==> flow/design.v <==
`timescale 1ns / 1ps
module ALU(
    input [7:0] A,
    input [7:0] B,
    output [7:0] Y
    );    
    assign Y = A + B;
endmodule
`timescale 1ns / 1ps
module ControlUnit(
    input [1:0] op,
    output reg ALUControl,
    output reg RegWrite,
    output reg MemRead,
    output reg MemWrite,
    output reg Branch
    );
    always @(op) begin
        case (op)
            2'b00: begin  
                ALUControl <= 1;
                RegWrite <= 1;
                MemRead <= 0;
                MemWrite <= 0;
                Branch <= 0;
            end
            2'b01: begin  
                ALUControl <= 0;
                RegWrite <= 1;
                MemRead <= 1;
                MemWrite <= 0;
                Branch <= 0;
            end
            2'b10: begin  
                ALUControl <= 0;
                RegWrite <= 0;
                MemRead <= 0;
                MemWrite <= 1;
                Branch <= 0;
            end
            2'b11: begin  
                ALUControl <= 0;
                RegWrite <= 0;
                MemRead <= 0;
                MemWrite <= 0;
                Branch <= 1;
            end
        endcase
    end
endmodule
`timescale 1ns / 1ps
module DataMemory(
	 input reset, 
    input clk,
    input [7:0] address,
    input [7:0] writeData,
    input MemWrite,
    input MemRead,
    output [7:0] readData
    );
    wire [7:0] memory [31:0];
    wire [4:0] index = address[4:0];
    genvar g;
    generate
        for (g = 0; g < 32; g = g + 1) begin : word
            reg [7:0] q;
            always @(posedge clk or posedge reset) begin
                if (reset)
                    q <= (g < 16) ? g : (8'd0 - (g - 16));
                else if (MemWrite && index == g)
                    q <= writeData;
            end
            assign memory[g] = q;
        end
    endgenerate
    assign readData = (MemRead) ? memory[index] : writeData;
endmodule
`timescale 1ns / 1ps
module Hex_to_7seg(
    input [3:0] hex,
    output reg [6:0] seg
    );
    always @ (hex) begin
        case (hex)
            4'd0: seg = 7'b0111111;  
            4'd1: seg = 7'b0000110;  
            4'd2: seg = 7'b1011011;  
            4'd3: seg = 7'b1001111;  
            4'd4: seg = 7'b1100110;  
            4'd5: seg = 7'b1101101;  
            4'd6: seg = 7'b1111101;  
            4'd7: seg = 7'b0000111;  
            4'd8: seg = 7'b1111111;  
            4'd9: seg = 7'b1101111;  
            4'd10: seg = 7'b1110111;  
            4'd11: seg = 7'b1111100;  
            4'd12: seg = 7'b0111001;  
            4'd13: seg = 7'b1011110;  
            4'd14: seg = 7'b1111001;  
            4'd15: seg = 7'b1110001;  
            default: seg = 7'b0000000;  
        endcase
    end
endmodule
`timescale 1ns / 1ps
module ProgramCounter(
    input clk,
    input reset,
    input [7:0] nextPC,
    output reg [7:0] PC
    );
    always @(posedge clk or posedge reset) begin
        if (reset)
            PC <= 8'b0;
        else
            PC <= nextPC;
    end
endmodule
`timescale 1ns / 1ps
module RegisterFile(
	 input reset,
    input [1:0] rs, rt, rd,
    input [7:0] writeData,
    input RegWrite,
    input clk,
    output [7:0] rsData, rtData
    );
    reg [7:0] registers [3:0];
always @(posedge clk or posedge reset) begin
    if (reset) begin
        registers[0] <= 8'b00000000;
        registers[1] <= 8'b00000000;
        registers[2] <= 8'b00000000;
        registers[3] <= 8'b00000000;
    end else if (RegWrite) begin
        registers[rd] <= writeData;
    end
end
    assign rsData = registers[rs];
    assign rtData = registers[rt];
endmodule
`timescale 1ns / 1ps
module Microprocessor(
    input oscillator,
    input reset,
    input [7:0] instruction,
    output [6:0] seg1,
    output [6:0] seg2,
    output [6:0] seg3,
    output [6:0] seg4,
    output [7:0] PC
);
    wire clk;
    wire [7:0] nextPC;
    wire [1:0] rs, rt, rd, RegisterDestination, operation;
    wire [7:0] rsData, rtData, writeData, ALUResult, MemoryResult, MemoryAddress;
    wire RegWrite, MemRead, MemWrite, Branch;
    assign clk = oscillator;
    assign rs = instruction[5:4];
    assign rt = instruction[3:2];
    assign rd = instruction[1:0];
    assign operation = instruction[7:6];
    ControlUnit cu(
        .op(instruction[7:6]),
        .ALUControl(ALUControl),
        .RegWrite(RegWrite),
        .MemRead(MemRead),
        .MemWrite(MemWrite),
        .Branch(Branch)
    );
	 assign writeData = (operation==2'b00) ? ALUResult 
	 			: (operation == 2'b11) ? {6'b000000, rd}
	 			: MemoryResult;
	 assign RegisterDestination = ALUControl ? rd : rt;
    RegisterFile rf(
        .reset(reset),
        .rs(rs),
        .rt(rt),
        .rd(RegisterDestination),
        .writeData(writeData),
        .RegWrite(RegWrite),
        .clk(clk),
        .rsData(rsData),
        .rtData(rtData)
    );
    ALU alu(
        .A(rsData),
        .B(rtData),
        .Y(ALUResult)
    );
	 assign MemoryAddress = (rd == 2'b00) ? rsData :
									(rd ==2'b01) ? rsData + 8'b00000001:
									(rd ==2'b10) ? rsData - 8'b00000010:
									(rd ==2'b11) ? rsData - 8'b00000001 :
									rsData;
    DataMemory dm(
        .reset(reset),
        .clk(clk),
        .address(MemoryAddress),
        .writeData(rtData),
        .MemWrite(MemWrite),
        .MemRead(MemRead),
        .readData(MemoryResult)
    );
    ProgramCounter pc(
        .clk(clk),
        .reset(reset),
        .nextPC(nextPC),
        .PC(PC)
    );
	 assign nextPC = (rd == 2'b00) ? PC + 1 :
                    (rd == 2'b01) ? (Branch ? PC + 2 : PC + 1) :
                    (rd == 2'b10) ? (Branch ? PC - 1 : PC + 1) :
                    (rd == 2'b11) ? (Branch ? PC : PC + 1) :
                    PC + 1;
    Hex_to_7seg display1(
        .hex(writeData[7:4]),
        .seg(seg1)
    );
    Hex_to_7seg display2(
        .hex(writeData[3:0]),
        .seg(seg2)
    );
	 Hex_to_7seg display3(
        .hex(PC[7:4]),
        .seg(seg3)
    );
    Hex_to_7seg display4(
        .hex(PC[3:0]),
        .seg(seg4)
    );
endmodule
# From RTL to reports: Microprocessor
# Each step is given for the RTL above and for the edited RTL.
# "before" refers to lines of the RTL above, "after" to lines of the edited file.
# "change": "after" minus "before" as printed here. "change_rel_pct": 100 x difference / "before".
# Operators carry their Yosys type and port widths (W data, S select, Z words).
# Cell names lack the library's common part.
# The mark n/a stands for no value.
# setup
design	Microprocessor
clock	oscillator
library	sky130hd
corner	tt_025C_1v80

# Diff
# The edit as a unified diff against the file above.
# This change comes from a script, not from a designer. The edited design behaves differently; no optimisation was intended.
# begin of diff
@@ -211,5 +211,5 @@
 	 assign nextPC = (rd == 2'b00) ? PC + 1 :
                     (rd == 2'b01) ? (Branch ? PC + 2 : PC + 1) :
-                    (rd == 2'b10) ? (Branch ? PC - 1 : PC + 1) :
+                    (rd == 2'b10) ? (Branch ? PC ^ 1 : PC + 1) :
                     (rd == 2'b11) ? (Branch ? PC : PC + 1) :
                     PC + 1;
# end of diff

# Elaborated design
# Yosys after proc, flatten, opt, wreduce and memory -nomap, before mapping. Print and check cells are not counted. Equal cells are merged and count once.
# Yosys's memory passes give these memory sizes; they may raise the number of words (mostly to a power of two), join words into wider ones and drop unused or constant bits.
# word_totals
item	before	after	change	change_rel_pct
reg_bits	296	296	0	0.00
mem_bits_ro	448	448	0	0.00
n_memories	4	4	0	0.00
in_bits	10	10	0	0.00
output_inout_bits	36	36	0	0.00
word_cells	166	170	4	2.41
# memory_table
item	before	after
mem_shapes	16x7 r1 w0; 16x7 r1 w0; 16x7 r1 w0; 16x7 r1 w0	16x7 r1 w0; 16x7 r1 w0; 16x7 r1 w0; 16x7 r1 w0
# classes
item	before	after	change	change_rel_pct
addsub	7	6	-1	-14.29
equal	47	49	2	4.26
mux	23	23	0	0.00
n_logic	0	1	1	n/a
reduce_and_logical	48	49	1	2.08
# op_table
cell	before	after	change	change_rel_pct
$ne A4 B4 Y1 const B	0	2	2	n/a
$reduce_and A2 Y1	4	5	1	25.00
$sub A8 B1 Y8 const B	1	0	-1	-100.00
$not A1 Y1	0	1	1	n/a
$logic_and A1 B1 Y1	32	32	0	0.00
$eq A5 B5 Y1 const B	16	16	0	0.00
$eq A2 B2 Y1 const B	10	10	0	0.00
$mux W8	10	10	0	0.00
$eq A5 B4 Y1 const B	8	8	0	0.00
$eq A2 B1 Y1 const B	5	5	0	0.00
$logic_not A2 Y1	5	5	0	0.00
$pmux W1 S2	5	5	0	0.00
$eq A5 B3 Y1 const B	4	4	0	0.00
$mux W5	4	4	0	0.00
$reduce_or A3 Y1	4	4	0	0.00
$eq A5 B2 Y1 const B	2	2	0	0.00
$pmux W8 S4	2	2	0	0.00
$reduce_or A2 Y1	2	2	0	0.00
$add A5 B1 Y5 const B	1	1	0	0.00
$add A8 B1 Y8 const B	1	1	0	0.00
$add A8 B2 Y8 const B	1	1	0	0.00
$add A8 B8 Y8	1	1	0	0.00
$eq A5 B1 Y1 const B	1	1	0	0.00
$logic_not A5 Y1	1	1	0	0.00
$mux W2	1	1	0	0.00
$ne A5 B5 Y1 const B	1	1	0	0.00
$pmux W8 S32	1	1	0	0.00
$sub A5 B1 Y5 const B	1	1	0	0.00
$sub A5 B2 Y5 const B	1	1	0	0.00

# Logic depth
# Yosys ltp: most cells in a row. Word level: on the elaborated netlist, between registers, memories and ports. Mapped: between sequential cells and ports; inverters and the memories' decode and read muxes count.
# logic_depth
item	before	after	change	change_rel_pct
ltp_word	12	12	0	0.00
ABC_AREA	0	0	n/a	n/a
mapped_depth	22	23	1	4.55
ltp_nobuf	18	20	2	11.11

# After synthesis
# The flow's flattened synthesis, as Yosys stat reports it; memories are mapped. The netlist is that of the ABC_AREA named above (0 if unset); the other value can give another one.
# by_type
cell_type	before	after	change	change_rel_pct
o21ai_0	69	188	119	172.46
mux2_2	266	175	-91	-34.21
nand2_1	139	218	79	56.83
nor3_1	57	22	-35	-61.40
and3_1	7	30	23	328.57
a22oi_1	39	23	-16	-41.03
a31oi_1	25	10	-15	-60.00
nor2_1	55	67	12	21.82
a21oi_1	46	56	10	21.74
clkbuf_1	65	74	9	13.85
o211ai_1	5	14	9	180.00
nand4_1	19	11	-8	-42.11
buf_2	17	24	7	41.18
a22o_1	13	6	-7	-53.85
a221oi_1	5	12	7	140.00
inv_1	32	38	6	18.75
mux2i_1	36	41	5	13.89
xnor2_1	13	8	-5	-38.46
# The list need not be complete.
# mapped
item	before	after	change	change_rel_pct
cells	1502	1611	109	7.26
synth_area_mm2	0.0166259	0.0164896	-0.0001363	-0.82
seqArea_mm2	0.0075623	0.0075623	0.0000000	0.00
ffs	296	296	0	0.00
buf_cells	99	110	11	11.11
# By module: a second synthesis without flattening, with its own total; a netlist apart from the flattened one above.
# hier_totals
item	before	after	change	change_rel_pct
hier_cells	1389	1328	-61	-4.39
hier_area_mm2	0.0166385	0.0162794	-0.0003591	-2.16
# Rows give one instance, submodules left out.
# by_module_before
module	n_inst	n_cells	mod_area_mm2	seq_area_mm2
DataMemory	1	935	0.0121717	0.0065613
RegisterFile	1	89	0.001594	0.0008008
Microprocessor	1	177	0.0011761	0
Hex_to_7seg	4	33	0.0002828	0
ALU	1	42	0.0003316	0
ProgramCounter	1	9	0.0002039	0.0002002
ControlUnit	1	5	0.00003	0
# by_module_after
module	n_inst	n_cells	mod_area_mm2	seq_area_mm2
DataMemory	1	935	0.0121717	0.0065613
RegisterFile	1	89	0.001594	0.0008008
Hex_to_7seg	4	33	0.0002828	0
Microprocessor	1	116	0.000817	0
ALU	1	42	0.0003316	0
ProgramCounter	1	9	0.0002039	0.0002002
ControlUnit	1	5	0.00003	0

# Worst setup path after synthesis
# Source: OpenSTA report_checks on the synthesized netlist (no wires, ideal clock, input and output delay 20% of the period each), path of least setup slack; recovery checks are left aside. Register names are those of the netlist, which keeps one name where synthesis merged equal registers.
# synth_path
item	before	after	change	change_rel_pct
path_kind	input -> output	input -> output	n/a	n/a
from	input port instruction[5]	input port instruction[4]	n/a	n/a
to	output port seg1[6]	output port seg2[0]	n/a	n/a
tclk_ps	10000	10000	0	0.00
input_delay_ps	2000	2000	0	0.00
output_delay_ps	2000	2000	0	0.00
launch_ps	2000	2000	0	0.00
arrival_ps	6642	6699	57	0.86
t_required_ps	8000	8000	0	0.00
path_slack_ps	1358	1301	-57	n/a
path_delay_ps	4642	4699	57	1.23
path_stages	19	19	0	0.00
path_buffers	2	2	0	0.00
synth_period_reached_ps	8642	8699	57	0.66
# "path_delay_ps" = arrival - input delay + setup time.
# At an output port there is no setup time.
# "path_stages": output pins that drive a net of the path, with the launching flip-flop's if there is one; two outputs of one cell count as two.
# "synth_period_reached_ps" = period - worst setup slack (recovery checks aside). The figure is calculated, with input and output delays left at 20% of the set period.
# The rows between start and end are the longest chain of elaborated cells between them; the timing report does not say that the signal goes this way. Where chains are equally long, one stands for them.
# Each line given opens the expression or statement behind the cell; cells for indexed reads and writes are added by Yosys, which also makes memories of some case tables.
# A memory read counts as a cell of the chain, while the word-level depth stops at memories.
# synth_between_before
cell_sequence	buf_6 -> mux4_2 -> inv_1 -> ha_1 -> or4b_2 -> o22ai_1 -> or4_1 -> clkbuf_1 -> nand2_2 -> mux2_2 -> nand3_1 -> o21ai_0 -> a31o_2 -> or4_4 -> a221oi_4 -> inv_1 -> ha_1 -> mux2_2 -> a22oi_1
elab_chain_cells	13
cone_cells	50
cone_classes	add/sub: 4; eq/ne: 34; mux: 9; reduce/logical: 2; memory: 1
# synth_rtl_before
item	line	text
start, declared	146	input [7:0] instruction,
$eq A2 B2 Y1	139	assign rsData = registers[rs];
$pmux W8 S4	139
$sub A5 B1 Y5	194	(rd ==2'b11) ? rsData - 8'b00000001 :
$mux W5	194
$mux W5	193	(rd ==2'b10) ? rsData - 8'b00000010:
$mux W5	192	(rd ==2'b01) ? rsData + 8'b00000001:
$mux W5	191	assign MemoryAddress = (rd == 2'b00) ? rsData :
$eq A5 B5 Y1	76	assign readData = (MemRead) ? memory[index] : writeData;
$pmux W8 S32	76
$mux W8	76
$mux W8	172	: (operation == 2'b11) ? {6'b000000, rd}
$mux W8	171	assign writeData = (operation==2'b00) ? ALUResult
$mem_v2 Z16 W7	84	case (hex)
end, declared	147	output [6:0] seg1,
# synth_between_after
cell_sequence	buf_2 -> mux2_2 -> mux2i_2 -> inv_1 -> ha_1 -> a211o_1 -> o221ai_1 -> a21o_1 -> nand3_1 -> mux2_2 -> clkbuf_1 -> o32ai_1 -> a221oi_1 -> and4_1 -> a221oi_2 -> inv_1 -> ha_1 -> or3b_2 -> o211ai_1
elab_chain_cells	13
cone_cells	50
cone_classes	add/sub: 4; eq/ne: 34; mux: 9; reduce/logical: 2; memory: 1
# synth_rtl_after
item	line	text
start, declared	146	input [7:0] instruction,
$eq A2 B2 Y1	139	assign rsData = registers[rs];
$pmux W8 S4	139
$sub A5 B1 Y5	194	(rd ==2'b11) ? rsData - 8'b00000001 :
$mux W5	194
$mux W5	193	(rd ==2'b10) ? rsData - 8'b00000010:
$mux W5	192	(rd ==2'b01) ? rsData + 8'b00000001:
$mux W5	191	assign MemoryAddress = (rd == 2'b00) ? rsData :
$eq A5 B5 Y1	76	assign readData = (MemRead) ? memory[index] : writeData;
$pmux W8 S32	76
$mux W8	76
$mux W8	172	: (operation == 2'b11) ? {6'b000000, rd}
$mux W8	171	assign writeData = (operation==2'b00) ? ALUResult
$mem_v2 Z16 W7	84	case (hex)
end, declared	148	output [6:0] seg2,

# Path in the finished layout
# From the final timing report of the runs of pair 1: the path of least setup slack in the routed layout; clock arrival at registers is part of the times.
# The path's times are printed in steps of 10 ps; the period is the one set.
# layout_path
item	before	after	change	change_rel_pct
path_kind	input -> output	input -> output	n/a	n/a
from	input port instruction[5]	input port instruction[4]	n/a	n/a
to	output port seg1[3]	output port seg2[0]	n/a	n/a
tclk_ps	10000	10000	0	0.00
input_delay_ps	2000	2000	0	0.00
output_delay_ps	2000	2000	0	0.00
launch_ps	2000	2000	0	0.00
arrival_ps	7650	7810	160	2.09
t_required_ps	8000	8000	0	0.00
path_slack_ps	350	190	-160	n/a
path_stages	19	19	0	0.00
path_buffers	5	5	0	0.00
# The rows between start and end are the longest chain of elaborated cells between them; the timing report does not say that the signal goes this way. Where chains are equally long, one stands for them.
# A memory read counts as a cell of the chain, while the word-level depth stops at memories.
# layout_between_before
cell_sequence	dlymetal6s2s_1 -> mux4_2 -> buf_4 -> ha_1 -> nor3_1 -> a211o_1 -> nand3_1 -> buf_4 -> nor3_1 -> a221oi_1 -> nand4_1 -> a211o_1 -> a21oi_2 -> buf_4 -> ha_1 -> a21oi_1 -> o21ai_0 -> o21ai_0 -> clkdlybuf4s50_1
elab_chain_cells	13
cone_cells	50
cone_classes	add/sub: 4; eq/ne: 34; mux: 9; reduce/logical: 2; memory: 1
# layout_rtl_before
item	line	text
start, declared	146	input [7:0] instruction,
$eq A2 B2 Y1	139	assign rsData = registers[rs];
$pmux W8 S4	139
$sub A5 B1 Y5	194	(rd ==2'b11) ? rsData - 8'b00000001 :
$mux W5	194
$mux W5	193	(rd ==2'b10) ? rsData - 8'b00000010:
$mux W5	192	(rd ==2'b01) ? rsData + 8'b00000001:
$mux W5	191	assign MemoryAddress = (rd == 2'b00) ? rsData :
$eq A5 B5 Y1	76	assign readData = (MemRead) ? memory[index] : writeData;
$pmux W8 S32	76
$mux W8	76
$mux W8	172	: (operation == 2'b11) ? {6'b000000, rd}
$mux W8	171	assign writeData = (operation==2'b00) ? ALUResult
$mem_v2 Z16 W7	84	case (hex)
end, declared	147	output [6:0] seg1,
# layout_between_after
cell_sequence	clkdlybuf4s50_1 -> buf_4 -> mux4_2 -> inv_1 -> ha_1 -> nand2_1 -> a311o_1 -> o211ai_2 -> mux2_2 -> nor2_2 -> buf_4 -> nand2_1 -> a32o_2 -> buf_4 -> a31oi_1 -> a2bb2oi_2 -> or3b_2 -> o211ai_1 -> clkdlybuf4s50_1
elab_chain_cells	13
cone_cells	50
cone_classes	add/sub: 4; eq/ne: 34; mux: 9; reduce/logical: 2; memory: 1
# layout_rtl_after
item	line	text
start, declared	146	input [7:0] instruction,
$eq A2 B2 Y1	139	assign rsData = registers[rs];
$pmux W8 S4	139
$sub A5 B1 Y5	194	(rd ==2'b11) ? rsData - 8'b00000001 :
$mux W5	194
$mux W5	193	(rd ==2'b10) ? rsData - 8'b00000010:
$mux W5	192	(rd ==2'b01) ? rsData + 8'b00000001:
$mux W5	191	assign MemoryAddress = (rd == 2'b00) ? rsData :
$eq A5 B5 Y1	76	assign readData = (MemRead) ? memory[index] : writeData;
$pmux W8 S32	76
$mux W8	76
$mux W8	172	: (operation == 2'b11) ? {6'b000000, rd}
$mux W8	171	assign writeData = (operation==2'b00) ? ALUResult
$mem_v2 Z16 W7	84	case (hex)
end, declared	148	output [6:0] seg2,

# Flow runs
# Runs of the flow (Yosys, OpenROAD) on both versions; the two runs of a pair have the same settings. The constraints put input and output delay at 20% of the set period each and load the outputs with 0.01 pF.
# settings_pair_1
period_ns	10.0
CAP_MARGIN	20
CORE_MARGIN	2
CORE_UTILIZATION	40
SLEW_MARGIN	20
# results_pair_1
item	before	after	change	change_rel_pct
yosys_chip_area_mm2	0.0166259	0.0164896	-0.0001363	-0.82
design.die.area_mm2	0.043212	0.0428635	-0.0003485	-0.81
layout_stdcell_area_mm2	0.0196	0.0192084	-0.0003916	-2.00
post_route_util_pct	47.9	47.1	-0.8	n/a
ws_setup_ps	354	188	-166	n/a
final_setup_tns_ps	0	0	0	n/a
timing.hold.ws_ps	499	471	-28	n/a
final_power_mw	5.197	7.331	2.134	41.06
period_reached_ps	9646	9812	166	1.72
# settings_pair_2
ABC_AREA	1
CORE_UTILIZATION	27
CTS_CLUSTER_SIZE	74
GPL_ROUTABILITY_DRIVEN	0
MAX_ROUTING_LAYER	met5
MIN_ROUTING_LAYER	met2
PLACE_DENSITY_LB_ADDON	0.28
TNS_END_PERCENT	100
period_ns	7.22
CAP_MARGIN	20
CORE_MARGIN	2
SLEW_MARGIN	20
# results_pair_2
item	before	after	change	change_rel_pct
yosys_chip_area_mm2	0.0162293	0.0162556	0.0000263	0.16
design.die.area_mm2	0.0620857	0.0621854	0.0000997	0.16
layout_stdcell_area_mm2	0.0206223	0.0206248	0.0000025	0.01
post_route_util_pct	34.8	34.8	0.0	n/a
ws_setup_ps	73	-63	-136	n/a
final_setup_tns_ps	0	-63	-63	n/a
timing.hold.ws_ps	480	485	5	n/a
final_power_mw	7.592	7.699	0.107	1.41
period_reached_ps	7147	7283	136	1.90
# "period_reached_ps": clock period set for the run, less the worst setup slack. It is reckoned from that one timing run; input and output delays stay at 20% of the period that was set.
# By "final_power_mw" is meant OpenSTA's value without simulated activity: inputs other than the clock are taken to toggle once in ten clock periods, and the tool carries that through the logic.
